==> flow/design.v <==
module synchronizer(
	input clk,
	input reset_n,
	input async,
	output logic sync
);
	logic d1;
	always_ff @(posedge clk) begin 
		if(~reset_n) begin
			 d1 <= 0;
			 sync <= 0;
		end else begin
			 d1 <= async;
			 sync <= d1;
		end
	end
endmodule
module ff #(parameter BIT_RESET = 1) (
	input clk,     
	input reset_n,   
	input D,
	input en_i,
	output logic Q
);
	always_ff @(posedge clk) begin : proc_
		if(~reset_n) begin
			Q <= BIT_RESET;
		end else if(en_i) begin
			Q <= D;
		end else Q <= Q;
	end
endmodule : ff
module parity (
    input  logic        parity_type_i,      
    input  logic [7:0]  data_i,
    input  logic [1:0]  data_bit_num_i,     
    output logic        parity_bit_o
);
    logic parity_calculated;
    always_comb begin
        case (data_bit_num_i)
            2'b00: parity_calculated = ^data_i[4:0];    
            2'b01: parity_calculated = ^data_i[5:0];    
            2'b10: parity_calculated = ^data_i[6:0];    
            2'b11: parity_calculated = ^data_i[7:0];    
            default: parity_calculated = ^data_i;       
        endcase
        parity_bit_o = (parity_type_i) ? parity_calculated : ~parity_calculated;
    end
endmodule : parity
module piso (
	input clk,     
	input reset_n,   
	input shift_en_i,
	input load_en_i,
	input load_d0_i,
	input [7:0] data_i,
	output logic tx_o
);	
	logic [7:0] data;
	wire  f1, f2, f3, f4, f5, f6, f7;
	assign data[7] = load_en_i ? data_i[7] : 1;
	assign data[6] = load_en_i ? data_i[6] : f7;
	assign data[5] = load_en_i ? data_i[5] : f6;
	assign data[4] = load_en_i ? data_i[4] : f5;
	assign data[3] = load_en_i ? data_i[3] : f4;
	assign data[2] = load_en_i ? data_i[2] : f3;
	assign data[1] = load_en_i ? data_i[1] : f2;
	assign data[0] = (load_d0_i) ? 0 : (load_en_i ? data_i[0] : f1);
	ff ff_1_inst (.clk(clk), .reset_n(reset_n), .en_i(shift_en_i), .D(data[0]), .Q(tx_o));
	ff ff_2_inst (.clk(clk), .reset_n(reset_n), .en_i(shift_en_i), .D(data[1]), .Q(f1));
	ff ff_3_inst (.clk(clk), .reset_n(reset_n), .en_i(shift_en_i), .D(data[2]), .Q(f2));
	ff ff_4_inst (.clk(clk), .reset_n(reset_n), .en_i(shift_en_i), .D(data[3]), .Q(f3));
	ff ff_5_inst (.clk(clk), .reset_n(reset_n), .en_i(shift_en_i), .D(data[4]), .Q(f4));
	ff ff_6_inst (.clk(clk), .reset_n(reset_n), .en_i(shift_en_i), .D(data[5]), .Q(f5));
	ff ff_7_inst (.clk(clk), .reset_n(reset_n), .en_i(shift_en_i), .D(data[6]), .Q(f6));
	ff ff_8_inst (.clk(clk), .reset_n(reset_n), .en_i(shift_en_i), .D(data[7]), .Q(f7));
endmodule 
module transmitter_controller (
	input clk,     
	input reset_n,   
	input tx_en_i,
	input start_tx_i,
	input trans_data_fi_i,
	input trans_stop_fi_i,
	input tick_d_i,
	input parity_en_i,
	input cts_ni,
	output logic trans_en_o,
	output logic tx_finish_o
);
	typedef enum logic [2:0] {
        IDLE,  
        CTS, 
        WAIT, 
        TRANS_START,  
        TRANS_DATA, 
        TRANS_PARITY,  
        TRANS_STOP, 
        FINISH 
    } state_t; 
	state_t current_state, next_state;
	always_ff @(posedge clk) begin 
		if(~reset_n) begin
				current_state <= IDLE;
		end else begin
				 current_state<= next_state;
			end
		end
	logic start_tx_d;
	always_ff @(posedge clk) begin 
		if(~reset_n) begin
			 start_tx_d<= 0;
		end else begin
			start_tx_d<= start_tx_i;
		end
	end
	assign negedge_start = start_tx_d & ~start_tx_i; 
	logic start_en_d, start_en_d1;
	always_ff @(posedge clk) begin : proc_
		if(~reset_n) begin
			start_en_d <= 0;
			start_en_d1 <= 0;
		end else begin
			start_en_d <= negedge_start;
			start_en_d1 <= start_en_d;
		end
	end
	always_comb begin
		case (current_state)
			IDLE:  next_state = (tx_en_i) ? CTS: IDLE;
			CTS: next_state = (~cts_ni) ? WAIT : (~tx_en_i) ? IDLE: CTS;
			WAIT: next_state = (cts_ni) ? CTS :  (~tx_en_i)? IDLE : (start_en_d1) ? TRANS_START : WAIT;
			TRANS_START: next_state =  (tick_d_i) ? TRANS_DATA: TRANS_START;
			TRANS_DATA: next_state = (trans_data_fi_i & parity_en_i) ? TRANS_PARITY : (trans_data_fi_i & ~parity_en_i) ? TRANS_STOP : TRANS_DATA;
			TRANS_PARITY: next_state = (tick_d_i) ? TRANS_STOP : TRANS_PARITY;
			TRANS_STOP: next_state = (trans_stop_fi_i) ? FINISH : TRANS_STOP;
			FINISH:	next_state = (tx_en_i & ~cts_ni & start_en_d1) ? TRANS_START : (tx_en_i & ~cts_ni) ? WAIT : (tx_en_i) ? CTS :  IDLE;
			default: next_state = IDLE; 
		endcase
	end
	always_comb begin
		trans_en_o = 1'b0;
		tx_finish_o = 1'b0;
		case (current_state)
			TRANS_START: begin
				trans_en_o = 1'b1;
			end
			TRANS_DATA: begin
				trans_en_o = 1'b1;
			end
			TRANS_PARITY: begin
				trans_en_o = 1'b1;
			end
			TRANS_STOP: begin
				trans_en_o = 1'b1;
			end
			FINISH:	tx_finish_o = 1'b1;
			default: begin
					trans_en_o = 1'b0;
		            tx_finish_o = 1'b0;
		    end
		endcase
	end
endmodule 	
module uart_transmitter(
    input clk,
    input reset_n,
    input start_tx_i,
    input tx_en_i,
    input parity_type_i,
    input parity_en_i,
    input [7:0] data_i,
    input tick_i,
    input stop_bit_num_i,
    input cts_ni,
    input [1:0] data_bit_num_i,
    output logic tx_o,
    output logic trans_fi_o
);
    logic [3:0] data_size;
    logic [3:0] cnt_data_trans;
    logic [1:0] stop_bit_size;
    logic [3:0] total_data;
    logic [7:0] data;
    wire trans_en;
    wire shift_en; 
    assign shift_en = trans_en ? tick_i : 1'b0;
    assign stop_bit_size = (stop_bit_num_i) ? 2: 1;
      always_comb begin
        case (data_bit_num_i)
            2'b00: begin
                data_size = 4'd5;
                data = {3'b111, data_i[4:0]};
            end
            2'b01: begin
                data_size = 4'd6;
                data = {2'b11, data_i[5:0]};
            end
            2'b10: begin
                data_size = 4'd7;
                data = {1'b1, data_i[6:0]};
            end
            2'b11: begin
                data_size = 4'd8;
                data = data_i;
            end
        endcase
        total_data = data_size + parity_en_i + stop_bit_size + 1;
    end
    logic [7:0] sampled_data;
    logic [3:0] total_data_sampled;
    logic [3:0] data_size_sampled;
    always_ff @(posedge clk) begin
        if(~reset_n) begin
            sampled_data <= 0;
            total_data_sampled <= 0;
            data_size_sampled <= 0;
        end else begin
            sampled_data <= data;
            total_data_sampled <= total_data;
            data_size_sampled <=  data_size;
        end
    end
    logic tick_d;
    always_ff @(posedge clk) begin
        if(~reset_n) begin
            tick_d <= 0;
        end else begin
            tick_d <= tick_i;
        end
    end
    always_ff @(posedge clk) begin 
            if(~reset_n) begin
                 cnt_data_trans <= 0;
            end else if(shift_en) begin
                 cnt_data_trans <=  cnt_data_trans + 1;
            end else if(~trans_en)  begin
                cnt_data_trans <= 0;
            end
        end 
    wire parity_bit_o;
    parity parity_inst
        (
            .parity_type_i (parity_type_i),
            .data_i        (sampled_data),
            .data_bit_num_i(data_bit_num_i),
            .parity_bit_o  (parity_bit_o)
        );
    wire trans_data_fi, trans_stop_fi;
    assign trans_data_fi = (cnt_data_trans == (1+ data_size_sampled));
    assign trans_stop_fi = (cnt_data_trans == total_data_sampled);
    wire load_d0;
    assign load_d0 = (~|cnt_data_trans) | (parity_en_i & ~parity_bit_o & trans_data_fi);
    wire load_en;
    assign load_en = cnt_data_trans == 1;
    logic load_d0_sampled;
    logic load_en_sampled;
    logic trans_data_fi_sampled;
    logic trans_stop_fi_sampled;
    always_ff @(posedge clk) begin
           if(~reset_n) begin
            load_d0_sampled <= 0;
            load_en_sampled <= 0;
            trans_data_fi_sampled <= 0;
            trans_stop_fi_sampled <= 0;
        end else begin
            load_d0_sampled <= load_d0;
            load_en_sampled <= load_en;
            trans_data_fi_sampled <=  trans_data_fi;
            trans_stop_fi_sampled <=  trans_stop_fi;
        end
    end
    transmitter_controller transmitter_controller_inst
        (
            .clk             (clk),
            .reset_n         (reset_n),
            .tx_en_i         (tx_en_i),
            .start_tx_i      (start_tx_i),
            .trans_data_fi_i (trans_data_fi_sampled),
            .trans_stop_fi_i (trans_stop_fi_sampled),
            .tick_d_i        (tick_d),
            .cts_ni         (cts_ni),
            .parity_en_i     (parity_en_i),
            .trans_en_o      (trans_en),
            .tx_finish_o     (trans_fi_o)
        );
    piso piso_inst
        (
            .clk        (clk),
            .reset_n    (reset_n),
            .shift_en_i (shift_en),
            .load_en_i  (load_en_sampled),
            .load_d0_i (load_d0_sampled),
            .data_i     (sampled_data),
            .tx_o       (tx_o)
        );
endmodule 
module transmitter_fifo #(parameter DEPTH = 16)(
	input clk,
	input reset_n,
	input [7:0] fifo_tx_i,
	input fifo_tx_push_i,
	input fifo_tx_pop_i,
	input fifo_tx_reset_i,
	output logic  [7:0] fifo_tx_o,
	output  fifo_tx_empty_o,
	output  fifo_tx_full_o
	);
   localparam PTR_WIDTH = $clog2(DEPTH);
   logic [7:0] mem [0:DEPTH-1];
   logic [PTR_WIDTH-1:0] rd_ptr, wr_ptr;
   logic [PTR_WIDTH:0]   count;
    assign  fifo_tx_empty_o = (count == 0);
    assign fifo_tx_full_o  = (count == DEPTH);
    assign fifo_tx_o = mem[rd_ptr];
     always_ff @(posedge clk) begin
        if (~reset_n ) begin
            rd_ptr <= 0;
            wr_ptr <= 0;
            count  <= 0;
        end else if(fifo_tx_reset_i)  begin 
             rd_ptr <= 0;
            wr_ptr <= 0;
            count  <= 0;
        end else begin
            if (fifo_tx_push_i & !fifo_tx_full_o) begin
                mem[wr_ptr] <= fifo_tx_i;
                wr_ptr <= wr_ptr + 1;
                count <= count + 1;
            end
            if (fifo_tx_pop_i & !fifo_tx_empty_o) begin
                rd_ptr <= rd_ptr + 1;
                count <= count - 1;
            end
        end
    end
endmodule
module uart_tx_top (
    input        clk,
    input        reset_n,
    input        fifo_en_i,              
    input        tx_en_i,
    input        parity_type_i,
    input        parity_en_i,
    input        tick_i,
    input fifo_tx_reset_i,
    input        stop_bit_num_i,
    input [1:0]  data_bit_num_i,
    input [7:0]  data_i,  
    input hf_en_i,
    input cts_ni,              
    input        write_data_i,  
    input start_tx_i,        
    output         tx_o,
    output         fifo_tx_empty_o,
    output         fifo_tx_full_o,
    output         trans_fi_o
);
    logic tx_busy;
    assign fifo_tx_pop = fifo_en_i & trans_fi_o & ~fifo_tx_empty_o;
    logic [7:0] fifo_data_out;
    logic       fifo_push;
    logic write_data_d1, write_data_d2;
    always_ff @(posedge clk) begin 
        if (~reset_n) begin
            write_data_d1 <= 0;
            write_data_d2 <= 0;
        end else begin
            write_data_d1 <= write_data_i;
            write_data_d2 <= write_data_d1;
        end
    end
    synchronizer inst_synchronizer (.clk(clk), .reset_n(reset_n), .async(cts_ni), .sync(cts_sync));
    logic tx_busy_pulse;
    assign negedge_write_data_en = ~write_data_d1 & write_data_d2;
    assign fifo_push = fifo_en_i & negedge_write_data_en;
    assign cts_n = hf_en_i ? cts_sync : 0;
    transmitter_fifo fifo_tx_inst (
        .clk(clk),
        .reset_n(reset_n),
        .fifo_tx_i(data_i),
        .fifo_tx_push_i(fifo_push),
        .fifo_tx_pop_i(fifo_tx_pop),
        .fifo_tx_reset_i(fifo_tx_reset_i), 
        .fifo_tx_o(fifo_data_out),
        .fifo_tx_empty_o(fifo_tx_empty_o),
        .fifo_tx_full_o(fifo_tx_full_o)
    );
    logic [7:0] tx_data_mux;
    logic       start_tx;
    always_comb begin
        if (fifo_en_i) begin
            tx_data_mux = fifo_data_out;
            start_tx = start_tx_i |  (~fifo_tx_empty_o & tx_busy_pulse);
        end else begin
            tx_data_mux = data_i;
            start_tx    = start_tx_i; 
        end
    end
    logic tx_busy_d;
    always_ff @(posedge clk) begin 
        if(~reset_n) begin
            tx_busy_d <= 0;
        end else begin
            tx_busy_d <= tx_busy;
        end
    end
    assign negedge_tx_busy = ~tx_busy & tx_busy_d;
        always_ff @(posedge clk) begin 
        if(~reset_n) begin
            tx_busy_pulse <= 0;
        end else if (negedge_tx_busy) begin
            tx_busy_pulse <= 1;
        end else begin
            tx_busy_pulse <= 0;
        end
    end
     always_ff @(posedge clk) begin
        if (~reset_n) begin
            tx_busy <= 1'b0;
        end else if (trans_fi_o) begin
            tx_busy <= 1'b0;
        end else if (start_tx & tx_en_i) begin
            tx_busy <= 1'b1;  
        end
    end
    uart_transmitter uart_tx_inst (
        .clk(clk),
        .reset_n(reset_n),
        .cts_ni(cts_n),
        .start_tx_i(start_tx),
        .tx_en_i(tx_en_i),
        .parity_type_i(parity_type_i),
        .parity_en_i(parity_en_i),
        .data_i(tx_data_mux),
        .tick_i(tick_i),
        .stop_bit_num_i(stop_bit_num_i),
        .data_bit_num_i(data_bit_num_i),
        .tx_o(tx_o),
        .trans_fi_o(trans_fi_o)
    );
endmodule
module shift_register(
		input clk,
		input reset_n,
		input shift_en_i,
		input data_i,
		output [7:0] data_o
	);
	logic [7:0] shift_regs;
	always_ff @(posedge clk) begin
		if(~reset_n) begin
			shift_regs <= 0;
		end else if(shift_en_i) begin
			 shift_regs <= {data_i, shift_regs[7:1]} ;
		end
	end
	assign data_o = shift_regs;
endmodule
module receiver_controller(
		input clk,
		input reset_n,
		input rx_en_i,
		input start_bit_detected_i,
		input clk_1x_i,
		input clk_2x_i,
		input receive_data_fi_i,
		input receive_total_fi_i,
		input parity_en_i,
		input rts_ni,
		output logic receive_en,
		output logic data_o_valid,
		output logic receive_data_en
	);
	typedef enum logic [2:0] {
        IDLE,  
        RTS, 
        SCAN,  
        WAIT_START,  
        RECEIVE_DATA, 
        RECEIVE_PARITY, 
        RECEIVE_STOP, 
        FINISH 
    } state_t; 
	state_t current_state, next_state;
	always_ff @(posedge clk) begin 
		if(~reset_n) begin
				current_state <= IDLE;
		end else begin
				 current_state<= next_state;
			end
		end
	always_comb begin
		case (current_state)
			IDLE:  next_state = (rx_en_i) ? RTS: IDLE;
			RTS: next_state = (~rts_ni) ? SCAN : (~rx_en_i) ? IDLE: RTS; 
			SCAN: next_state = (rts_ni) ? RTS : (~rx_en_i)? IDLE : (start_bit_detected_i) ? WAIT_START : SCAN;
			WAIT_START: next_state = (clk_1x_i) ? RECEIVE_DATA: WAIT_START;
			RECEIVE_DATA: next_state = (receive_data_fi_i & parity_en_i) ? RECEIVE_PARITY : (receive_data_fi_i & ~ parity_en_i) ? RECEIVE_STOP : RECEIVE_DATA;  
			RECEIVE_PARITY : next_state = (clk_2x_i) ? RECEIVE_STOP : RECEIVE_PARITY;
			RECEIVE_STOP: next_state = (receive_total_fi_i) ? FINISH: RECEIVE_STOP;
			FINISH: next_state =  (rx_en_i & ~rts_ni & start_bit_detected_i) ? WAIT_START : (rx_en_i & ~rts_ni) ? SCAN : (rx_en_i) ? RTS : IDLE;
		endcase
	end
	always_comb begin
		receive_data_en = 1'b0;
		receive_en = 1'b0;
		data_o_valid = 1'b0;
		case (current_state)
			RECEIVE_DATA: begin
				receive_data_en = 1'b1;
				receive_en = 1'b1;
			end
			RECEIVE_PARITY: begin
				receive_en = 1'b1;
			end
			RECEIVE_STOP: begin
				receive_en = 1'b1;
			end
			FINISH:	data_o_valid = 1'b1;
			default: begin
					receive_data_en = 1'b0;
                    receive_en = 1'b0;
                    data_o_valid = 1'b0;
			end
		endcase
	end
endmodule
module uart_receiver(
		input clk,
		input reset_n,
		input rx_en_i,
		input tick_i,
	    input parity_type_i,
	    input parity_en_i,
    	input tx_i,
   		input stop_bit_num_i,
    	input [1:0] data_bit_num_i,
    	output logic [7:0] data_o,
    	input rts_ni,
    	output logic data_o_valid,
    	output logic parity_err_o,
    	output logic stop_bit_err_o
    	);
		logic [3:0] clk_div;
	wire tx_sync;
	synchronizer sync(
		.clk(clk),
		.reset_n(reset_n),
		.async(tx_i),
		.sync(tx_sync)
		);
	logic d1;
	always_ff @(posedge clk) begin 
		if(~reset_n) begin
			d1 <= 0;
		end else begin
			d1 <= tx_sync;
		end
	end
  	logic [3:0] data_size;
    logic [1:0] stop_bit_size;
    logic [3:0] total_data_size;
	logic [3:0] data_size_sampled;
	logic [3:0] total_data_size_sampled;
    logic [7:0] data;
    wire [7:0] data_receive;
    wire receive_en;
    	wire receive_data_en;
	assign clk_1x = clk_div == 4'b1111 & tick_i;
	assign clk_2x = clk_div == 4'b1110 & tick_i;
	assign data_receive_en = clk_1x  & receive_en;
	assign shift_receive_en = clk_1x & receive_data_en;
	logic [3:0] count_data;
	assign receive_data_fi = count_data == data_size_sampled;
    assign receive_total_fi_i = count_data == total_data_size_sampled;
	assign start_bit_detected = (d1 & ~tx_sync);
	assign stop_bit_size = (stop_bit_num_i) ? 2 : 1;
	assign parity_check = count_data == data_size_sampled & data_receive_en;
	logic parity_check_sampled;
	logic parity_bit_sampled;
	assign parity_bit = (parity_check_sampled) ? tx_sync : 0; 
	wire expected_parity_bit = (^data) ^ parity_type_i;
	assign parity_err = (parity_en_i && parity_check_sampled) ?
						(parity_bit_sampled != expected_parity_bit) : 1'b0;
  	assign stop_bit_1_check = (count_data == data_size_sampled + parity_en_i) && data_receive_en; 
  	assign stop_bit_2_check = (count_data == data_size_sampled + parity_en_i + 1) && data_receive_en;
	logic stop_bit_1_check_sampled;
	logic stop_bit_2_check_sampled;
  	assign stop_bit_err = (stop_bit_1_check_sampled & (tx_sync != 1'b1)) |
                      (stop_bit_num_i & stop_bit_2_check_sampled & (tx_sync != 1'b1));
always_ff @(posedge clk) begin
		if(~reset_n) begin
			data_o <= 0;
		end else if(receive_total_fi_i) begin
				data_o <= data;
			end
		end
      always_comb begin
        case (data_bit_num_i)
            2'b00: begin
                data_size = 4'd5;
                data = {3'b000, data_receive[7:3]};
            end
            2'b01: begin
                data_size = 4'd6;
                data = {2'b00, data_receive[7:2]};
            end
            2'b10: begin
                data_size = 4'd7;
                data = {1'b0, data_receive[7:1]};
            end
            2'b11: begin
                data_size = 4'd8;
                data = data_receive;
            end
        endcase
        total_data_size = data_size + parity_en_i + stop_bit_size;
    end
	always_ff @(posedge clk) begin
		if(~reset_n) begin
			 parity_err_o <= 0;
			 data_size_sampled <= 0;
			 total_data_size_sampled <= 0;
			 parity_check_sampled <= 0;
			 parity_bit_sampled <= 0;
			 stop_bit_1_check_sampled <= 0;
			 stop_bit_2_check_sampled <= 0;
			 stop_bit_err_o <= 0;
		end else begin
			 parity_err_o <= parity_err;
			 data_size_sampled <= data_size;
			 total_data_size_sampled <= total_data_size;
			 parity_check_sampled <= parity_check;
			 parity_bit_sampled <= parity_bit;
			 stop_bit_1_check_sampled <= stop_bit_1_check;
			 stop_bit_2_check_sampled <= stop_bit_2_check;
			 stop_bit_err_o <= stop_bit_err;
		end
	end
	always_ff @(posedge clk) begin
		if(~reset_n) begin
			 count_data <= 0;
		end else if(data_receive_en) begin
			 count_data <= count_data + 1;
		end else if(receive_total_fi_i) begin
				count_data <= 0;
			end
	end
	always_ff @(posedge clk) begin 
		if(~reset_n) begin
			clk_div <= 0;
		end else if(tick_i) begin
			clk_div <= clk_div + 1;
		end
	end
		shift_register shift_register_inst
		(
			.clk        (clk),
			.reset_n    (reset_n),
			.shift_en_i (shift_receive_en),
			.data_i     (tx_sync),
			.data_o     (data_receive)
		);
	receiver_controller receiver_controller_inst
		(
			.clk                  (clk),
			.reset_n              (reset_n),
			.rx_en_i              (rx_en_i),
			.rts_ni              (rts_ni),
			.start_bit_detected_i (start_bit_detected),
			.clk_1x_i             (clk_1x),
			.clk_2x_i             (clk_2x),
			.receive_data_fi_i    (receive_data_fi),
			.receive_total_fi_i   (receive_total_fi_i),
			.parity_en_i          (parity_en_i),
			.receive_data_en      (receive_data_en),
			.data_o_valid         (data_o_valid),
			.receive_en (receive_en)
		);
endmodule
module receiver_fifo #(
    parameter DEPTH = 16
)(
    input            clk,
    input             reset_n,
    input   [7:0] fifo_rx_i,
    input               fifo_rx_push_i,
    input               fifo_rx_pop_i,
    input               fifo_rx_reset_i,
    input   [1:0]       fifo_rx_trig_level_i,
    output logic [7:0] fifo_rx_o,
    output              fifo_rx_empty_o,
    output              fifo_rx_full_o,
    output fifo_rx_triggered_o
    );
    localparam PTR_WIDTH = $clog2(DEPTH);
    logic [7:0] mem [0:DEPTH-1];
    logic [PTR_WIDTH-1:0] rd_ptr, wr_ptr;
    logic [PTR_WIDTH:0]   count;
    logic [PTR_WIDTH:0] trig_level;
    always_comb begin
        case (fifo_rx_trig_level_i)
            2'd0: trig_level = 1;
            2'd1: trig_level = 4;
            2'd2: trig_level = 8;
            default: trig_level = 14;
        endcase
    end
    assign fifo_rx_triggered_o = (count >= trig_level);
    assign fifo_rx_empty_o = (count == 0);
    assign fifo_rx_full_o  = (count == DEPTH);
    assign fifo_rx_o = mem[rd_ptr];
    always_ff @(posedge clk) begin
        if (~reset_n) begin
            rd_ptr <= 0;
            wr_ptr <= 0;
            count  <= 0;
        end else if(fifo_rx_reset_i) begin
            rd_ptr <= 0;
            wr_ptr <= 0;
            count  <= 0;
        end else begin
            if (fifo_rx_push_i & !fifo_rx_full_o) begin
                mem[wr_ptr] <= fifo_rx_i;
                wr_ptr <= wr_ptr + 1;
                count <= count + 1;
            end
            if (fifo_rx_pop_i & !fifo_rx_empty_o) begin
                rd_ptr <= rd_ptr + 1;
                count <= count - 1;
            end
        end
    end
endmodule
module uart_rx_top (
    input        clk,
    input        reset_n,
    input        rx_en_i,
    input        tick_i,
    input        parity_type_i,
    input        parity_en_i,
    input        tx_i,
    input fifo_rx_reset_i,
    input        stop_bit_num_i,
    input [1:0]  data_bit_num_i,
    input        fifo_en_i,    
    input  force_rts_i,                
    input        fifo_rx_pop_i,
    input [1:0]  fifo_rx_trig_level_i,
    input        hf_en_i,
    input rdr_empty_i,
    output logic [7:0]  data_o,
    output logic        data_o_valid,
    output logic        parity_err_o,
    output logic        stop_bit_err_o,
    output logic        fifo_rx_empty_o,
    output fifo_rx_overrun,
    output logic rts_no
);
    logic [7:0] receiver_data;
    logic       receiver_data_valid;
    wire fifo_rx_full_o;
    wire trigger_fifo_lt_14;
    assign trigger_fifo_lt_14 = ~(fifo_rx_trig_level_i[0] & fifo_rx_trig_level_i[1]);
    uart_receiver uart_rx_inst (
        .clk(clk),
        .reset_n(reset_n),
        .rx_en_i(rx_en_i),
        .tick_i(tick_i),
        .parity_type_i(parity_type_i),
        .parity_en_i(parity_en_i),
        .tx_i(tx_i),
        .rts_ni        (rts_no),
        .stop_bit_num_i(stop_bit_num_i),
        .data_bit_num_i(data_bit_num_i),
        .data_o(receiver_data),
        .data_o_valid(receiver_data_valid),
        .parity_err_o(parity_err_o),
        .stop_bit_err_o(stop_bit_err_o)
    );
    wire fifo_rx_triggered;
    logic [7:0] fifo_out;
    logic       fifo_push;
    always_ff @(posedge clk) begin
        if(~reset_n) begin
            rts_no <= 0;
        end else if(hf_en_i) begin
           if(force_rts_i) begin
            rts_no <= 0;
            end else if( (~fifo_en_i & ~rdr_empty_i) | (fifo_en_i &(trigger_fifo_lt_14 & fifo_rx_triggered) | (~trigger_fifo_lt_14 & fifo_rx_triggered))) begin 
                rts_no <= 1;
            end else if(  (~fifo_en_i & rdr_empty_i) | (fifo_en_i & (trigger_fifo_lt_14 & rts_no & fifo_rx_empty_o) | (~trigger_fifo_lt_14 & ~fifo_rx_triggered))) begin
                rts_no <= 0;
            end
         end
    end
    assign fifo_push = fifo_en_i && receiver_data_valid;
    receiver_fifo fifo_rx_inst (
        .clk(clk),
        .reset_n(reset_n),
        .fifo_rx_i(receiver_data),
        .fifo_rx_push_i(fifo_push),
        .fifo_rx_pop_i(fifo_rx_pop_i),
        .fifo_rx_reset_i(fifo_rx_reset_i),  
        .fifo_rx_o(fifo_out),
        .fifo_rx_empty_o(fifo_rx_empty_o),
        .fifo_rx_trig_level_i(fifo_rx_trig_level_i),
        .fifo_rx_full_o(fifo_rx_full_o),
        .fifo_rx_triggered_o (fifo_rx_triggered)
           );
    logic fifo_rx_pop_d;
    always_ff @(posedge clk) begin 
        if(~reset_n) begin
            fifo_rx_pop_d <= 0;
        end else begin
            fifo_rx_pop_d <= fifo_rx_pop_i;
        end
    end
    wire negedge_rx_pop= ~fifo_rx_pop_i & fifo_rx_pop_d;
    assign fifo_rx_overrun = fifo_en_i & fifo_rx_full_o & receiver_data_valid;
    logic [7:0] msg;
    logic data_valid;
    always_comb begin
        if (fifo_en_i) begin
            msg       = fifo_out;
            data_valid = (fifo_rx_empty_o & receiver_data_valid) | (~fifo_rx_empty_o & negedge_rx_pop );
        end else begin
            msg       = receiver_data;
            data_valid = receiver_data_valid;
        end
    end
    logic data_valid_d;
    always_ff @(posedge clk) begin : proc_
        if(~reset_n) begin
            data_o_valid <= 0;
            data_valid_d <= 0;      
        end else  begin
            data_valid_d <= data_valid;
             data_o_valid <= data_valid_d;
        end
    end
    always_ff @(posedge clk) begin
        if(~reset_n) begin
            data_o <= 0;
        end else if(data_valid_d) begin
            data_o <= msg;
        end
    end
endmodule
module baud_generator #(
    parameter SYSTEM_FREQUENCY = 50_000_000,
    parameter SAMPLING_RATE = 16
) (
    input clk,
    input reset_n,
    input [2:0] baud_sl_i,
    output logic tick_tx,
    output logic tick_rx
);
    logic [31:0] BIT_PERIOD_TX, BIT_PERIOD_RX;
    logic [31:0] counter_tx, counter_rx;
    logic [2:0] baud_sl_prev;
    logic baud_changed;
    logic [31:0] BIT_PERIOD_TX_SEL, BIT_PERIOD_RX_SEL;
    always_comb begin
        case (baud_sl_i)
            3'd0: begin BIT_PERIOD_TX_SEL = SYSTEM_FREQUENCY / 4800;   BIT_PERIOD_RX_SEL = SYSTEM_FREQUENCY / (16 *4800);   end
            3'd1: begin BIT_PERIOD_TX_SEL = SYSTEM_FREQUENCY / 9600;   BIT_PERIOD_RX_SEL = SYSTEM_FREQUENCY / (16 *9600);   end
            3'd2: begin BIT_PERIOD_TX_SEL = SYSTEM_FREQUENCY / 14400;  BIT_PERIOD_RX_SEL = SYSTEM_FREQUENCY / (16 *14400);  end
            3'd3: begin BIT_PERIOD_TX_SEL = SYSTEM_FREQUENCY / 19200;  BIT_PERIOD_RX_SEL = SYSTEM_FREQUENCY / (16 *19200);  end
            3'd4: begin BIT_PERIOD_TX_SEL = SYSTEM_FREQUENCY / 38400;  BIT_PERIOD_RX_SEL = SYSTEM_FREQUENCY / (16 *38400);  end
            3'd5: begin BIT_PERIOD_TX_SEL = SYSTEM_FREQUENCY / 57600;  BIT_PERIOD_RX_SEL = SYSTEM_FREQUENCY / (16 *57600);  end
            3'd6: begin BIT_PERIOD_TX_SEL = SYSTEM_FREQUENCY / 115200; BIT_PERIOD_RX_SEL = SYSTEM_FREQUENCY / (16 *115200); end
            default: begin BIT_PERIOD_TX_SEL = SYSTEM_FREQUENCY / 230400; BIT_PERIOD_RX_SEL = SYSTEM_FREQUENCY / (16 *230400); end
        endcase
    end
    always_ff @(posedge clk) begin
        if (!reset_n) begin
            baud_sl_prev <= 0;
            baud_changed <= 0;
        end else begin
            baud_changed <= (baud_sl_i != baud_sl_prev);
            baud_sl_prev <= baud_sl_i;
        end
    end
    always_ff @(posedge clk) begin : proc_
        if(~reset_n) begin
            BIT_PERIOD_TX <= SYSTEM_FREQUENCY / 115200;
            BIT_PERIOD_RX <= SYSTEM_FREQUENCY / (16 *115200);
        end else if(baud_changed) begin
            BIT_PERIOD_TX <= BIT_PERIOD_TX_SEL;
            BIT_PERIOD_RX <= BIT_PERIOD_RX_SEL;
        end
    end
    always_ff @(posedge clk) begin
        if (~reset_n ) begin
            counter_tx <= 0;
            tick_tx <= 0;
        end else if(baud_changed) begin
         counter_tx <= 0;
            tick_tx <= 0;
        end else begin
            if (counter_tx == BIT_PERIOD_TX - 1) begin
                counter_tx <= 0;
                tick_tx <= 1;
            end else begin
                counter_tx <= counter_tx + 1;
                tick_tx <= 0;
            end
        end
    end
    always_ff @(posedge clk) begin
        if (!reset_n || baud_changed) begin
            counter_rx <= 0;
            tick_rx <= 0;
        end else begin
            if (counter_rx == BIT_PERIOD_RX - 1) begin
                counter_rx <= 0;
                tick_rx <= 1;
            end else begin
                counter_rx <= counter_rx + 1;
                tick_rx <= 0;
            end
        end
    end
endmodule
module apb_controller(
	input clk,
	input reset_n,
	input psel_i,
	input penable_i,
	input addr_err_i,
	output logic pready_o,
	output logic act_en_o,
	output logic pslverr_o
);
assign pslverr_o = addr_err_i & pready_o;
	typedef enum logic [1:0] {
    IDLE   = 2'b00,
    SETUP  = 2'b01,
    WAIT_ = 2'b10,
    ACCESS = 2'b11
  } state_e;
  state_e current_state, next_state;
  always_ff @(posedge clk) begin
    if (~reset_n) begin
      current_state <= IDLE;
    end else begin
      current_state <= next_state;
    end
  end
   always_comb begin
    next_state = IDLE;
    case (current_state)
      IDLE: begin
        if (psel_i & !penable_i) begin
          next_state = SETUP;
        end
      end
      SETUP: begin
      	if(~psel_i) next_state = IDLE;
      	else if(penable_i) next_state = WAIT_;
      	else next_state = SETUP;
      end
      WAIT_: begin
      	next_state = ACCESS;
      end
      ACCESS: begin
      	next_state = IDLE;
      end
      default: next_state = IDLE;
    endcase
  end
 always_comb begin
 	pready_o = 1'b0;
 	act_en_o = 1'b0;
    case (current_state)
      IDLE: begin
      end
      SETUP: begin
      end
      WAIT_: begin
      	act_en_o = 1'b1;
      end
      ACCESS: begin
      	pready_o = 1'b1;
      end
    endcase
  end
endmodule 
module register_file (
	input        clk,            
	input        reset_n,
	input [11:0] addr_i,
	input        wr_rd_i,
	input        en_i,
	input [31:0] pwdata_i,
	input [3:0]  byte_strobe_i,
	output logic [31:0] prdata_o,
	output logic [31:0] tdr_o,
	input [31:0] rdr_i,
	output logic [31:0] lcr_o,
	output logic [31:0] ocr_o,
	input [31:0] lsr_i,
	output logic [31:0] fcr_o,
	output logic [31:0] ier_o,
	input [31:0] iir_i,
  output logic [31:0] hcr_o,
	output logic        addr_err_o
);
    localparam logic [11:0] ADDR_TDR = 12'h000;
    localparam logic [11:0] ADDR_RDR = 12'h004;
    localparam logic [11:0] ADDR_LCR = 12'h008;
    localparam logic [11:0] ADDR_OCR = 12'h00C;
    localparam logic [11:0] ADDR_LSR = 12'h010;
    localparam logic [11:0] ADDR_FCR = 12'h014;
    localparam logic [11:0] ADDR_IER = 12'h018;
    localparam logic [11:0] ADDR_IIR = 12'h01C;
    localparam logic [11:0] ADDR_HCR = 12'h020;
  wire start_tx_pulse;
  assign start_tx_pulse = ocr_o[1];
  always_ff @(posedge clk) begin
    if (~reset_n) begin
      tdr_o       <= 32'b0;
      lcr_o       <= 32'b0;
      ocr_o       <= 32'b0;
      fcr_o       <= 32'b0;
      ier_o       <= 32'b0;
      hcr_o <=    32'b0;
      prdata_o    <= 32'b0;
      addr_err_o  <= 1'b0;
    end else begin
      addr_err_o <= 1'b0;
      if (start_tx_pulse) begin
        ocr_o[1] <= 1'b0; 
      end
      if (en_i & wr_rd_i) begin   
        unique case (addr_i)
          ADDR_TDR: begin
            if (byte_strobe_i[0]) tdr_o[7:0]    <= pwdata_i[7:0];
            if (byte_strobe_i[1]) tdr_o[15:8]   <= pwdata_i[15:8];
            if (byte_strobe_i[2]) tdr_o[23:16]  <= pwdata_i[23:16];
            if (byte_strobe_i[3]) tdr_o[31:24]  <= pwdata_i[31:24];
          end
        ADDR_LCR: begin
          if (byte_strobe_i[0]) lcr_o[7:0]    <= pwdata_i[7:0];
          if (byte_strobe_i[1]) lcr_o[15:8]   <= pwdata_i[15:8];
          if (byte_strobe_i[2]) lcr_o[23:16]  <= pwdata_i[23:16];
          if (byte_strobe_i[3]) lcr_o[31:24]  <= pwdata_i[31:24];
        end
        ADDR_OCR: begin
          if (byte_strobe_i[0]) ocr_o[7:0]    <= pwdata_i[7:0];
          if (byte_strobe_i[1]) ocr_o[15:8]   <= pwdata_i[15:8];
          if (byte_strobe_i[2]) ocr_o[23:16]  <= pwdata_i[23:16];
          if (byte_strobe_i[3]) ocr_o[31:24]  <= pwdata_i[31:24];
        end
        ADDR_FCR: begin
          if (byte_strobe_i[0]) fcr_o[7:0]    <= pwdata_i[7:0];
          if (byte_strobe_i[1]) fcr_o[15:8]   <= pwdata_i[15:8];
          if (byte_strobe_i[2]) fcr_o[23:16]  <= pwdata_i[23:16];
          if (byte_strobe_i[3]) fcr_o[31:24]  <= pwdata_i[31:24];
        end
        ADDR_IER: begin
          if (byte_strobe_i[0]) ier_o[7:0]    <= pwdata_i[7:0];
          if (byte_strobe_i[1]) ier_o[15:8]   <= pwdata_i[15:8];
          if (byte_strobe_i[2]) ier_o[23:16]  <= pwdata_i[23:16];
          if (byte_strobe_i[3]) ier_o[31:24]  <= pwdata_i[31:24];
        end
      ADDR_HCR: begin
        if (byte_strobe_i[0]) hcr_o[7:0]    <= pwdata_i[7:0];
        if (byte_strobe_i[1]) hcr_o[15:8]   <= pwdata_i[15:8];
        if (byte_strobe_i[2]) hcr_o[23:16]  <= pwdata_i[23:16];
        if (byte_strobe_i[3]) hcr_o[31:24]  <= pwdata_i[31:24];
      end
      default: addr_err_o <= 1'b1;
    endcase
    end else if (en_i & !wr_rd_i) begin   
        unique case (addr_i)
          ADDR_TDR: prdata_o <= tdr_o;
          ADDR_RDR: prdata_o <= rdr_i;
          ADDR_LCR: prdata_o <= lcr_o;
          ADDR_OCR: prdata_o <= ocr_o;
          ADDR_LSR: prdata_o <= lsr_i;
          ADDR_FCR: prdata_o <= fcr_o;
          ADDR_IER: prdata_o <= ier_o;
          ADDR_IIR: prdata_o <= iir_i;
          ADDR_HCR: prdata_o <= hcr_o;
          default: begin
            prdata_o   <= 32'b0;
            addr_err_o <= 1'b1;
          end
        endcase
      end
    end
  end
endmodule
module apb_slave (
	input clk,    
	input preset_n,  
	input psel,
	input penable,
	input pwrite,
	input[11:0] paddr,
	input[3:0] pstrb,
	input[31:0] pwdata,
	output pready,
	output pslverr,
	output[31:0] prdata,
	output [31:0] tdr,
	input  [31:0] rdr,
	output logic [31:0] lcr,
	output logic [31:0] ocr,
	input [31:0] lsr,
	output logic [31:0] fcr,
	output logic [31:0] ier,
	input [31:0] iir,
	output logic [31:0] hcr
);
	logic addr_err;
	logic register_access_en;
	apb_controller apb_controller_inst
		(
			.clk        (clk),
			.reset_n    (preset_n),
			.psel_i     (psel),
			.penable_i  (penable),
			.addr_err_i (addr_err),
			.pready_o   (pready),
			.act_en_o   (register_access_en),
			.pslverr_o  (pslverr)
		);
	register_file register_file_inst
		(
			.clk           (clk),
			.reset_n       (preset_n),
			.addr_i        (paddr),
			.wr_rd_i       (pwrite),
			.en_i          (register_access_en),
			.pwdata_i      (pwdata),
			.byte_strobe_i (pstrb),
			.prdata_o      (prdata),
			.tdr_o         (tdr),
			.rdr_i         (rdr),
			.lcr_o         (lcr),
			.ocr_o         (ocr),
			.lsr_i         (lsr),
			.fcr_o         (fcr),
			.ier_o         (ier),
			.iir_i         (iir),
	.hcr_o        (hcr),
			.addr_err_o    (addr_err)
		);
endmodule 
module apb_uart #(
    parameter SYSTEM_FREQUENCY = 50_000_000,
    parameter SAMPLING_RATE = 16
)(
    input pclk,  
    input preset_n,  
    input psel,
    input penable,
    input pwrite,
    input[11:0] paddr,
    input[3:0] pstrb,
    input[31:0] pwdata,
    output pready,
    output pslverr,
    output[31:0] prdata,
    output irq,
    output logic baud_o,
    output logic tick_rx, 
    input cts_n,
    input rx,
    output tx,
    output rts_n
);
    localparam logic [11:0] ADDR_TDR = 12'h000;
    localparam logic [11:0] ADDR_RDR = 12'h004;
    localparam logic [11:0] ADDR_LCR = 12'h008;
    localparam logic [11:0] ADDR_OCR = 12'h00C;
    localparam logic [11:0] ADDR_LSR = 12'h010;
    localparam logic [11:0] ADDR_FCR = 12'h014;
    localparam logic [11:0] ADDR_IER = 12'h018;
    localparam logic [11:0] ADDR_IIR = 12'h01C;
    localparam logic [11:0] ADDR_HCR = 12'h020;
    logic [31:0] tdr;
    logic [31:0] rdr;
    logic [31:0] lcr;
    logic [31:0] ocr;
    logic [31:0] lsr;
    logic [31:0] fcr;
    logic [31:0] ier;
    logic [31:0] iir;
    logic [31:0] hcr;
    logic [31:0] pwdata_d;
    logic psel_d;
    logic penable_d;
    logic pwrite_d;
    logic [11:0] paddr_d;
    logic [3:0] pstrb_d;
    always_ff @(posedge pclk or negedge preset_n) begin
        if(~preset_n) begin
             pwdata_d<= 0;
             psel_d <= 0;
             penable_d <= 0;
             pwrite_d <= 0;
             paddr_d <= 0;
             pstrb_d <= 0;
        end else begin
            pwdata_d <= pwdata;
            psel_d <= psel;
            penable_d <= penable;
            pwrite_d <= pwrite;
            paddr_d <= paddr;
            pstrb_d <= pstrb;
        end
    end
    apb_slave apb_slave_inst
        (
            .clk      (pclk),
            .preset_n (preset_n),
            .psel     (psel_d),
            .penable  (penable_d),
            .pwrite   (pwrite_d),
            .paddr    (paddr_d),
            .pstrb    (pstrb_d),
            .pwdata   (pwdata_d),
            .pready   (pready),
            .pslverr  (pslverr),
            .prdata   (prdata),
            .tdr      (tdr),
            .rdr      (rdr),
            .lcr      (lcr),
            .ocr      (ocr),
            .lsr      (lsr),
            .fcr      (fcr),
            .ier      (ier),
            .iir      (iir),
            .hcr     (hcr)
        );
    assign cpu_read_rdr = pready & !pwrite & paddr == ADDR_RDR;
    assign cpu_write_tdr = pready & pwrite & paddr == ADDR_TDR;
    assign cpu_read_lsr = pready & !pwrite & paddr == ADDR_LSR;
    assign cpu_read_iir = pready & !pwrite & paddr == ADDR_IIR;
    logic tdr_empty;
    wire data_o_valid;
    wire fifo_rx_empty;
    wire fifo_rx_overrun;
    wire parity_err;
    wire stop_bit_err;
    logic rdr_empty;
    wire [7:0] data_received;
    wire fifo_tx_empty;
    wire fifo_tx_full;
    wire lsr0_set;
    assign lsr1_set = (~fcr[0] & ~rdr_empty) | (fcr[0] & ~fifo_rx_empty);
    assign lsr2_set = parity_err;
    assign lsr3_set = stop_bit_err;
    assign lsr4_set = (~fcr[0] & tdr_empty) | (fcr[0] & fifo_tx_empty);
    assign lsr5_set = (fcr[0] & parity_err & stop_bit_err);
    assign lsr6_set = (~fcr[0] & ~rdr_empty & data_o_valid) | fifo_rx_overrun;
    logic [31:0] prdata_prev;
    always_ff @(posedge pclk or negedge preset_n) begin 
        if(~preset_n) begin
            prdata_prev <= 0;
        end else begin
            prdata_prev <= prdata;
        end
    end
    assign lsr0_reset = cpu_read_lsr & ~prdata_prev[0] & prdata[0];
    assign lsr1_reset = (~fcr[0] & rdr_empty) | (fcr[0] & fifo_rx_empty);
    assign lsr2_reset = cpu_read_lsr & ~prdata_prev[2] & prdata[2];
    assign lsr3_reset = cpu_read_lsr & ~prdata_prev[3] & prdata[3];
    assign lsr4_reset = (~fcr[0] & ~tdr_empty) | (fcr[0] & ~fifo_tx_empty);
    assign lsr5_reset = cpu_read_lsr & ~prdata_prev[5] & prdata[5];
    assign lsr6_reset = cpu_read_lsr & ~prdata_prev[6] & prdata[6];
    logic cpu_write_tdr_d;
    always_ff @(posedge pclk or negedge preset_n) begin
        if (~preset_n) cpu_write_tdr_d <= 0;
        else cpu_write_tdr_d <= cpu_write_tdr;
    end  
    always_ff @(posedge pclk or negedge preset_n) begin 
        if(~preset_n) begin
             tdr_empty<= 1;
        end else if(cpu_write_tdr_d) begin
             tdr_empty <= 0;
        end else if((~fcr[0] &~tdr_empty & ocr[1] ) | (fcr[0] & ocr[1] & fifo_tx_empty)) begin
            tdr_empty <= 1;
        end
    end
    assign fifo_rx_pop_ready = cpu_read_rdr & ~fifo_rx_empty;
    logic fifo_rx_pop;
    always_ff @(posedge pclk or negedge preset_n) begin
        if(~preset_n) begin
            fifo_rx_pop <= 0;
        end else begin
            fifo_rx_pop <= fifo_rx_pop_ready;
        end
    end
    assign tick_tx = baud_o;
    baud_generator #(
        .SYSTEM_FREQUENCY(SYSTEM_FREQUENCY),
        .SAMPLING_RATE(SAMPLING_RATE)
    ) baud_gen_inst (
        .clk(pclk),
        .reset_n(preset_n),
        .baud_sl_i(lcr[7:5]),
        .tick_tx(baud_o),
        .tick_rx(tick_rx)
    );
    uart_tx_top uart_tx_top_inst
        (
            .clk             (pclk),
            .reset_n         (preset_n),
            .fifo_en_i       (fcr[0]),
            .tx_en_i         (ocr[0]),
            .parity_type_i   (lcr[4]),
            .parity_en_i     (lcr[3]),
            .tick_i          (tick_tx),
            .stop_bit_num_i  (lcr[2]),
            .cts_ni           (cts_n),
            .hf_en_i         (hcr[0]),
            .data_bit_num_i  (lcr[1:0]),
            .fifo_tx_reset_i(fcr[2]),
            .data_i          (tdr[7:0]),
            .write_data_i    (cpu_write_tdr_d), 
            .start_tx_i  (ocr[1]), 
            .tx_o            (tx),
            .fifo_tx_empty_o (fifo_tx_empty),
            .fifo_tx_full_o  (fifo_tx_full),
            .trans_fi_o       (lsr0_set)
        );
    uart_rx_top uart_rx_top_inst
        (
            .clk                  (pclk),
            .reset_n              (preset_n),
            .rx_en_i              (ocr[2]),
            .tick_i               (tick_rx),
            .parity_type_i        (lcr[4]),
            .parity_en_i          (lcr[3]),
            .tx_i                 (rx),
            .stop_bit_num_i       (lcr[2]),
            .data_bit_num_i       (lcr[1:0]),
            .fifo_en_i              (fcr[0]),
            .fifo_rx_reset_i     (fcr[1]),
            .fifo_rx_trig_level_i(fcr[4:3]),
            .hf_en_i             (hcr[0]),
            .force_rts_i          (hcr[1]),
            .fifo_rx_pop_i        (fifo_rx_pop),
            .data_o               (data_received),
            .data_o_valid         (data_o_valid),
            .parity_err_o         (parity_err),
            .stop_bit_err_o       (stop_bit_err),
            .fifo_rx_empty_o      (fifo_rx_empty),
            .fifo_rx_overrun     (fifo_rx_overrun),
            .rts_no              (rts_n),
            .rdr_empty_i      (rdr_empty)
        );
    always_ff @(posedge pclk or negedge preset_n) begin 
        if(~preset_n) begin
            lsr[31:0] <= 0;
        end else begin
            if(lsr0_set) begin
                lsr[0] <= 1;
            end 
            if(lsr0_reset) begin
                lsr[0] <= 0;
            end
            if(lsr1_set) begin
                lsr[1] <= 1;
            end 
            if(lsr1_reset) begin
                lsr[1] <= 0;
            end
            if(lsr2_set) begin
                lsr[2] <= 1;
            end 
            if(lsr2_reset) begin
                lsr[2] <= 0;
            end
            if(lsr3_set) begin
                lsr[3] <= 1;
            end 
            if(lsr3_reset) begin
                lsr[3] <= 0;
            end
            if(lsr4_set) begin
                lsr[4] <= 1;
            end 
            if(lsr4_reset) begin
                lsr[4] <= 0;
            end
            if(lsr5_set) begin
                lsr[5] <= 1;
            end 
            if(lsr5_reset) begin
                lsr[5] <= 0;
            end
            if(lsr6_set) begin
                lsr[6] <= 1;
            end 
            if(lsr6_reset) begin
                lsr[6] <= 0;
            end
        end
    end
    always_ff @(posedge pclk or negedge preset_n) begin 
        if(~preset_n) begin
            rdr <= 0;
            rdr_empty <= 1;
        end else if(data_o_valid) begin
            rdr <= {24'b0, data_received};
            rdr_empty <= 1'b0;
        end else if(cpu_read_rdr) begin
            rdr_empty <= 1'b1;
        end
    end
    wire lsr_stt = (lsr[2] | lsr[3]  | lsr[5] | lsr[6]);
       always_ff @(posedge pclk or negedge preset_n) begin 
        if(~preset_n) begin
            iir <= 32'h00000001; 
        end else begin
            if(cpu_read_iir) begin
                iir[2:0] <=  3'b001; 
            end else begin
                if(ier[2] & lsr_stt) begin
                    iir[2:0] <=  3'b110; 
                end else if(ier[0] & ~rdr_empty) begin
                    iir[2:0] <=  3'b100; 
                end else if(ier[1] & tdr_empty & ocr[1]) begin
                    iir[2:0] <=  3'b010; 
                end 
            end
        end
    end
    assign irq = ~iir[0];
endmodule
# Step by step through the tools: apb_uart
# What the tools print for apb_uart, step after step.
# Lines are those of the file above, counted from 1.
# Operators carry their Yosys type and port widths (W data, S select, Z words).
# Cell names lack the library's common part.
setup:
  design: "apb_uart"
  clk_port: "pclk"
  lib: "sky130hd"
  corner: "tt_025C_1v80"

# Elaborated design
# Counts by Yosys on the flattened word-level netlist (proc, flatten, opt, wreduce; memories kept). Print and check cells are left out.
# Memory sizes are those after Yosys's memory passes, which may raise the word count (mostly to a power of two), join words into wider ones and drop unused or constant bits.
op_classes:
  bitwise: 126
  equal: 55
  add_sub_neg: 24
  reduce_logical: 85
  n_mux: 124
  cmp: 1
op_table:
  columns: ["operator", "n"]
  rows:
  - ["$pmux W32 S9", 1]
  - ["$pmux W14 S7", 1]
  - ["$and A1 B1 Y1", 83]
  - ["$eq A12 B5 Y1 const B", 6]
  - ["$reduce_and A3 Y1", 24]
  - ["$pmux W10 S7", 1]
  - ["$add A32 B1 Y32 const B", 2]
  - ["$sub A32 B1 Y32 const B", 2]
  - ["$eq A32 B32 Y1", 2]
  - ["$pmux W8 S4", 2]
  - ["$mux W8", 8]
  - ["$mux W1", 60]
  - ["$mux W4", 14]
  - ["$mux W3", 18]
  - ["$pmux W3 S8", 2]
  - ["$eq A3 B3 Y1 const B", 11]
  - ["$add A4 B1 Y4 const B", 8]
  - ["$not A1 Y1", 25]
  - ["$eq A12 B3 Y1 const B", 2]
  - ["$eq A12 B4 Y1 const B", 2]
  - ["$logic_not A12 Y1", 2]
  - ["$reduce_bool A2 Y1", 12]
  - ["$mux W5", 4]
  - ["$eq A3 B2 Y1 const B", 6]
  - ["$or A1 B1 Y1", 17]
  - ["$eq A4 B4 Y1", 4]
  - ["$reduce_xor A8 Y1", 2]
  - ["$pmux W4 S4", 1]
# Other operator kinds: 44; their cells: 93.
word_totals:
  in_bits: 55
  out_inout_bits: 39
  regBits: 565
  n_memories: 2
  mem_bits_rw: 256
  clocked_rd_ports_x_width: 16
  wordCells: 528
mem_list:
  columns: ["memory", "words", "word_bits", "rd", "wr", "line", "text"]
  rows:
  - ["uart_rx_top_inst.fifo_rx_inst.mem", 16, 8, 1, 1, 699, "logic [7:0] mem [0:DEPTH-1];"]
  - ["uart_tx_top_inst.fifo_tx_inst.mem", 16, 8, 1, 1, 311, "logic [7:0] mem [0:DEPTH-1];"]

# Longest topological paths
# Longest topological path by Yosys (ltp), each cell counted once; first at word level (registers and memories cut), then after technology mapping (sequential cells cut; the memories' decode and read muxes count).
depth:
  ltp_word: 10
  ABC_AREA: 0
  mapped_depth: 12
  ltp_nobuf: 12

# After synthesis
# Yosys stat after the flow's synthesis: flattened, memories mapped to cells. It holds for the ABC_AREA given above (unset counts as 0); a run with the other value may have another netlist.
# The area totals of this step are shown rounded.
types:
  columns: ["cell", "n", "type_area_um2"]
  rows:
  - ["dfxtp_1", 476, 9.53E+03]
  - ["edfxtp_1", 256, 7.69E+03]
  - ["dfrtp_1", 75, 1876.8]
  - ["mux4_2", 81, 1824.25]
  - ["nand2_1", 436, 1636.57]
  - ["a21oi_1", 232, 1.16E+03]
  - ["nor2_1", 260, 975.936]
  - ["mux2i_1", 79, 790.758]
  - ["xnor2_1", 82, 718.189]
  - ["xor2_1", 73, 639.363]
  - ["ha_1", 44, 550.528]
  - ["clkbuf_1", 131, 491.722]
  - ["o21ai_0", 84, 420.403]
  - ["nand3_1", 73, 365.35]
  - ["a221oi_1", 34, 297.786]
  - ["and2_1", 46, 287.776]
  - ["a222oi_1", 27, 270.259]
  - ["nor3_2", 27, 270.259]
# Not listed: further types 65, cells in them 504.
synth_totals:
  flip_flops: 810
  buf_cells: 159
  mapped_cells: 3020
  yosys_area_um2: 33300
  sequential_area_um2: 19200
# The figures by module come from a second, unflattened synthesis with its own total; it is not the netlist above.
hier_totals:
  cells_unflattened: 3180
  area_unflattened_um2: 35200
# Each row is one instance without its submodules.
modules:
  columns: ["mod", "mod_area_um2", "instances", "mod_seq_area_um2", "cells"]
  rows:
  - ["register_file", 10300, 1, 4500, 1213]
  - ["receiver_fifo", 5890, 1, 4180, 339]
  - ["transmitter_fifo", 5820, 1, 4180, 324]
  - ["baud_generator", 5260, 1, 2100, 606]
  - ["apb_uart", 2370, 1, 1960, 136]
  - ["uart_receiver", 1780, 1, 621, 193]
  - ["uart_transmitter", 1170, 1, 500, 116]
  - ["uart_rx_top", 559, 1, 240, 56]
  - ["transmitter_controller", 415, 1, 220, 41]
  - ["receiver_controller", 327, 1, 160, 33]
  - ["shift_register", 302, 1, 160, 25]
  - ["uart_tx_top", 289, 1, 100, 28]
  - ["ff", 33.8, 8, 20.0, 3]
  - ["apb_controller", 143, 1, 80.1, 14]
# Further modules, not shown: 4.

# Path before layout
# Path of least setup slack by OpenSTA after synthesis, without wires, with an ideal clock, recovery checks aside; 20% of the period is set as input and as output delay. Where synthesis merged equal registers, the netlist keeps one of their names.
synth_path:
  path_kind: "in2reg"
  from: "input port preset_n"
  to: "memory uart_rx_top_inst.fifo_rx_inst.mem[0][0]"
  t_first_pin_ns: 4.000
  slack_ns: 14.147
  driving_pins: 4
  setup_time_ns: 0.395
  arrival_time_ns: 5.458
  n_path_buf: 2
  period_ns: 20.0
  input_delay_ns: 4.000
  required_time_ns: 19.605
  delay_ns: 1.853
  period_less_setup_slack_ns: 5.853
# "delay_ns" = arrival - input delay + setup time.
# "driving_pins" counts driving pins, that of a launching flip-flop among them; a cell with two outputs on the path counts twice.
# "period_less_setup_slack_ns" is the clock period less the worst setup slack; recovery checks do not enter. This is arithmetic on one report: input and output delays are still those of the set period (20% each).
# The rows between start and end are the longest chain of elaborated cells between them; the timing report does not say that the signal goes this way. Where chains are equally long, one stands for them.
# Each line given opens the expression or statement behind the cell; cells for indexed reads and writes are added by Yosys, which also makes memories of some case tables.
# Only ways into the end's enable, where the timed path ends, are counted here.
synth_via:
  path_cell_list: "clkbuf_1 nand2b_1 clkbuf_1 nor4_1"
  elab_chain_len: 1
  cone_cells: 2
  cone_lines: 1
  classes_between: "2 x mux"
synth_rtl:
  columns: ["element", "line", "text"]
  rows:
  - ["start: declaration", 1161, "input preset_n,"]
  - ["$mux W4", 716, "if (~reset_n) begin"]
  - ["end: declaration", 699, "logic [7:0] mem [0:DEPTH-1];"]

# Worst path after layout
# Path of least setup slack in the final report of stored run 2 (OpenROAD, finished layout, wires in). Where an end is a register, its clock arrival counts in the times.
layout_path:
  path_kind: "reg2out"
  from: "register apb_slave_inst.apb_controller_inst.current_state"
  to: "output port pslverr"
  slack_ns: 13.90
  period_ns: 20.0
  t_first_pin_ns: 0.63
  driving_pins: 3
  arrival_time_ns: 2.10
  required_time_ns: 16.00
  out_delay_ns: 4.00
  n_path_buf: 1
# Where an end lacks its bit number, it is one bit of the signal, or one of the new flip-flops if synthesis recoded a state register.
# The rows between start and end are the longest chain of elaborated cells between them; the timing report does not say that the signal goes this way. Where chains are equally long, one stands for them.
layout_via:
  path_cell_list: "dfxtp_1 and2_1 clkdlybuf4s50_1"
  elab_chain_len: 4
  cone_cells: 7
  classes_between: "3 x eq/ne; 1 x mux; 1 x logic; 2 x reduce/logical"
layout_rtl:
  columns: ["element", "line", "text"]
  rows:
  - ["start: declaration", 946, "state_e current_state, next_state;"]
  - ["start: assignment", 949, "current_state <= IDLE;"]
  - ["start: assignment", 951, "current_state <= next_state;"]
  - ["$eq A2 B2 Y1", 979, "case (current_state)"]
  - ["$reduce_or A3 Y1", null, null]
  - ["$pmux W1 S2", 979, null]
  - ["$and A1 B1 Y1", 939, "assign pslverr_o = addr_err_i & pready_o;"]
  - ["end: declaration", 1169, "output pslverr,"]

# apb_uart through Yosys and OpenROAD on sky130hd: 5 stored runs, unordered, with their settings and measured results. The constraints put input and output delay at 20% of the set period each and load the outputs with 0.01 pF.
# "worst_path_allowed_less_slack_ns" = time allowed to the worst setup path (clock period - input delay - output delay, where it has them) - its slack; a late launch clock adds to it, a late capture clock takes from it.
# "power_total_uw": no workload was simulated; the value follows from the tool's default switching activity.
# Values from the reports are rounded here.
runs:
  - name: "stored run 1"
    settings:
      ABC_AREA: 1
      CELL_PAD_IN_SITES_DETAIL_PLACEMENT: 1
      CELL_PAD_IN_SITES_GLOBAL_PLACEMENT: 1
      CORE_MARGIN: 7
      CORE_UTILIZATION: 64
      CTS_CLUSTER_SIZE: 18
      GPL_ROUTABILITY_DRIVEN: 0
      MIN_ROUTING_LAYER: "met2"
      SETUP_SLACK_MARGIN: 5.0
      SLEW_MARGIN: 0
      period_ns: 20.0
      CAP_MARGIN: 20
    outcome: "no results, clock tree synthesis failed with DPL-0033"
  - name: "stored run 2"
    settings:
      CORE_UTILIZATION: 58
      CTS_CLUSTER_SIZE: 60
      MIN_ROUTING_LAYER: "met2"
      period_ns: 20.0
      CAP_MARGIN: 20
      CORE_MARGIN: 2
      SLEW_MARGIN: 20
    results:
      fin_tns_ns: 0.000
      worst_path_allowed_less_slack_ns: 2.10
      worst_setup_path_type: "reg2out"
      synth_chip_area_um2: 33300
      design_die_area_um2: 59300
      power_total_uw: 3430
      layout_utilization_pct: 66.4
      fin_ws_ns: 13.9
  - name: "stored run 3"
    settings:
      CORE_UTILIZATION: 57
      period_ns: 6.06
      CAP_MARGIN: 20
      CORE_MARGIN: 2
      SLEW_MARGIN: 20
    results:
      fin_tns_ns: 0.000
      worst_path_allowed_less_slack_ns: 3.75
      worst_setup_path_type: "reg2reg"
      synth_chip_area_um2: 33300
      design_die_area_um2: 60300
      power_total_uw: 11100
      layout_utilization_pct: 65.0
      fin_ws_ns: 2.31
  - name: "stored run 4"
    settings:
      CELL_PAD_IN_SITES_DETAIL_PLACEMENT: 1
      CORE_UTILIZATION: 28
      GPL_ROUTABILITY_DRIVEN: 0
      MIN_ROUTING_LAYER: "met2"
      PLACE_DENSITY_LB_ADDON: 0.2
      SETUP_SLACK_MARGIN: 0.01
      TNS_END_PERCENT: 35
      period_ns: 4.05
      CAP_MARGIN: 20
      CORE_MARGIN: 2
      SLEW_MARGIN: 20
    results:
      fin_tns_ns: 0.000
      worst_path_allowed_less_slack_ns: 3.23
      worst_setup_path_type: "reg2reg"
      synth_chip_area_um2: 33300
      design_die_area_um2: 122000
      power_total_uw: 17800
      layout_utilization_pct: 33.2
      fin_ws_ns: 0.820
  - name: "stored run 5"
    settings:
      ABC_AREA: 1
      CELL_PAD_IN_SITES_DETAIL_PLACEMENT: 1
      CELL_PAD_IN_SITES_GLOBAL_PLACEMENT: 3
      CORE_MARGIN: 7
      CORE_UTILIZATION: 64
      CTS_CLUSTER_SIZE: 18
      GPL_ROUTABILITY_DRIVEN: 0
      MIN_ROUTING_LAYER: "met2"
      SETUP_SLACK_MARGIN: 5.0
      SLEW_MARGIN: 20
      period_ns: 20.0
      CAP_MARGIN: 20
    outcome: "no results, placement failed with GPL-0301"
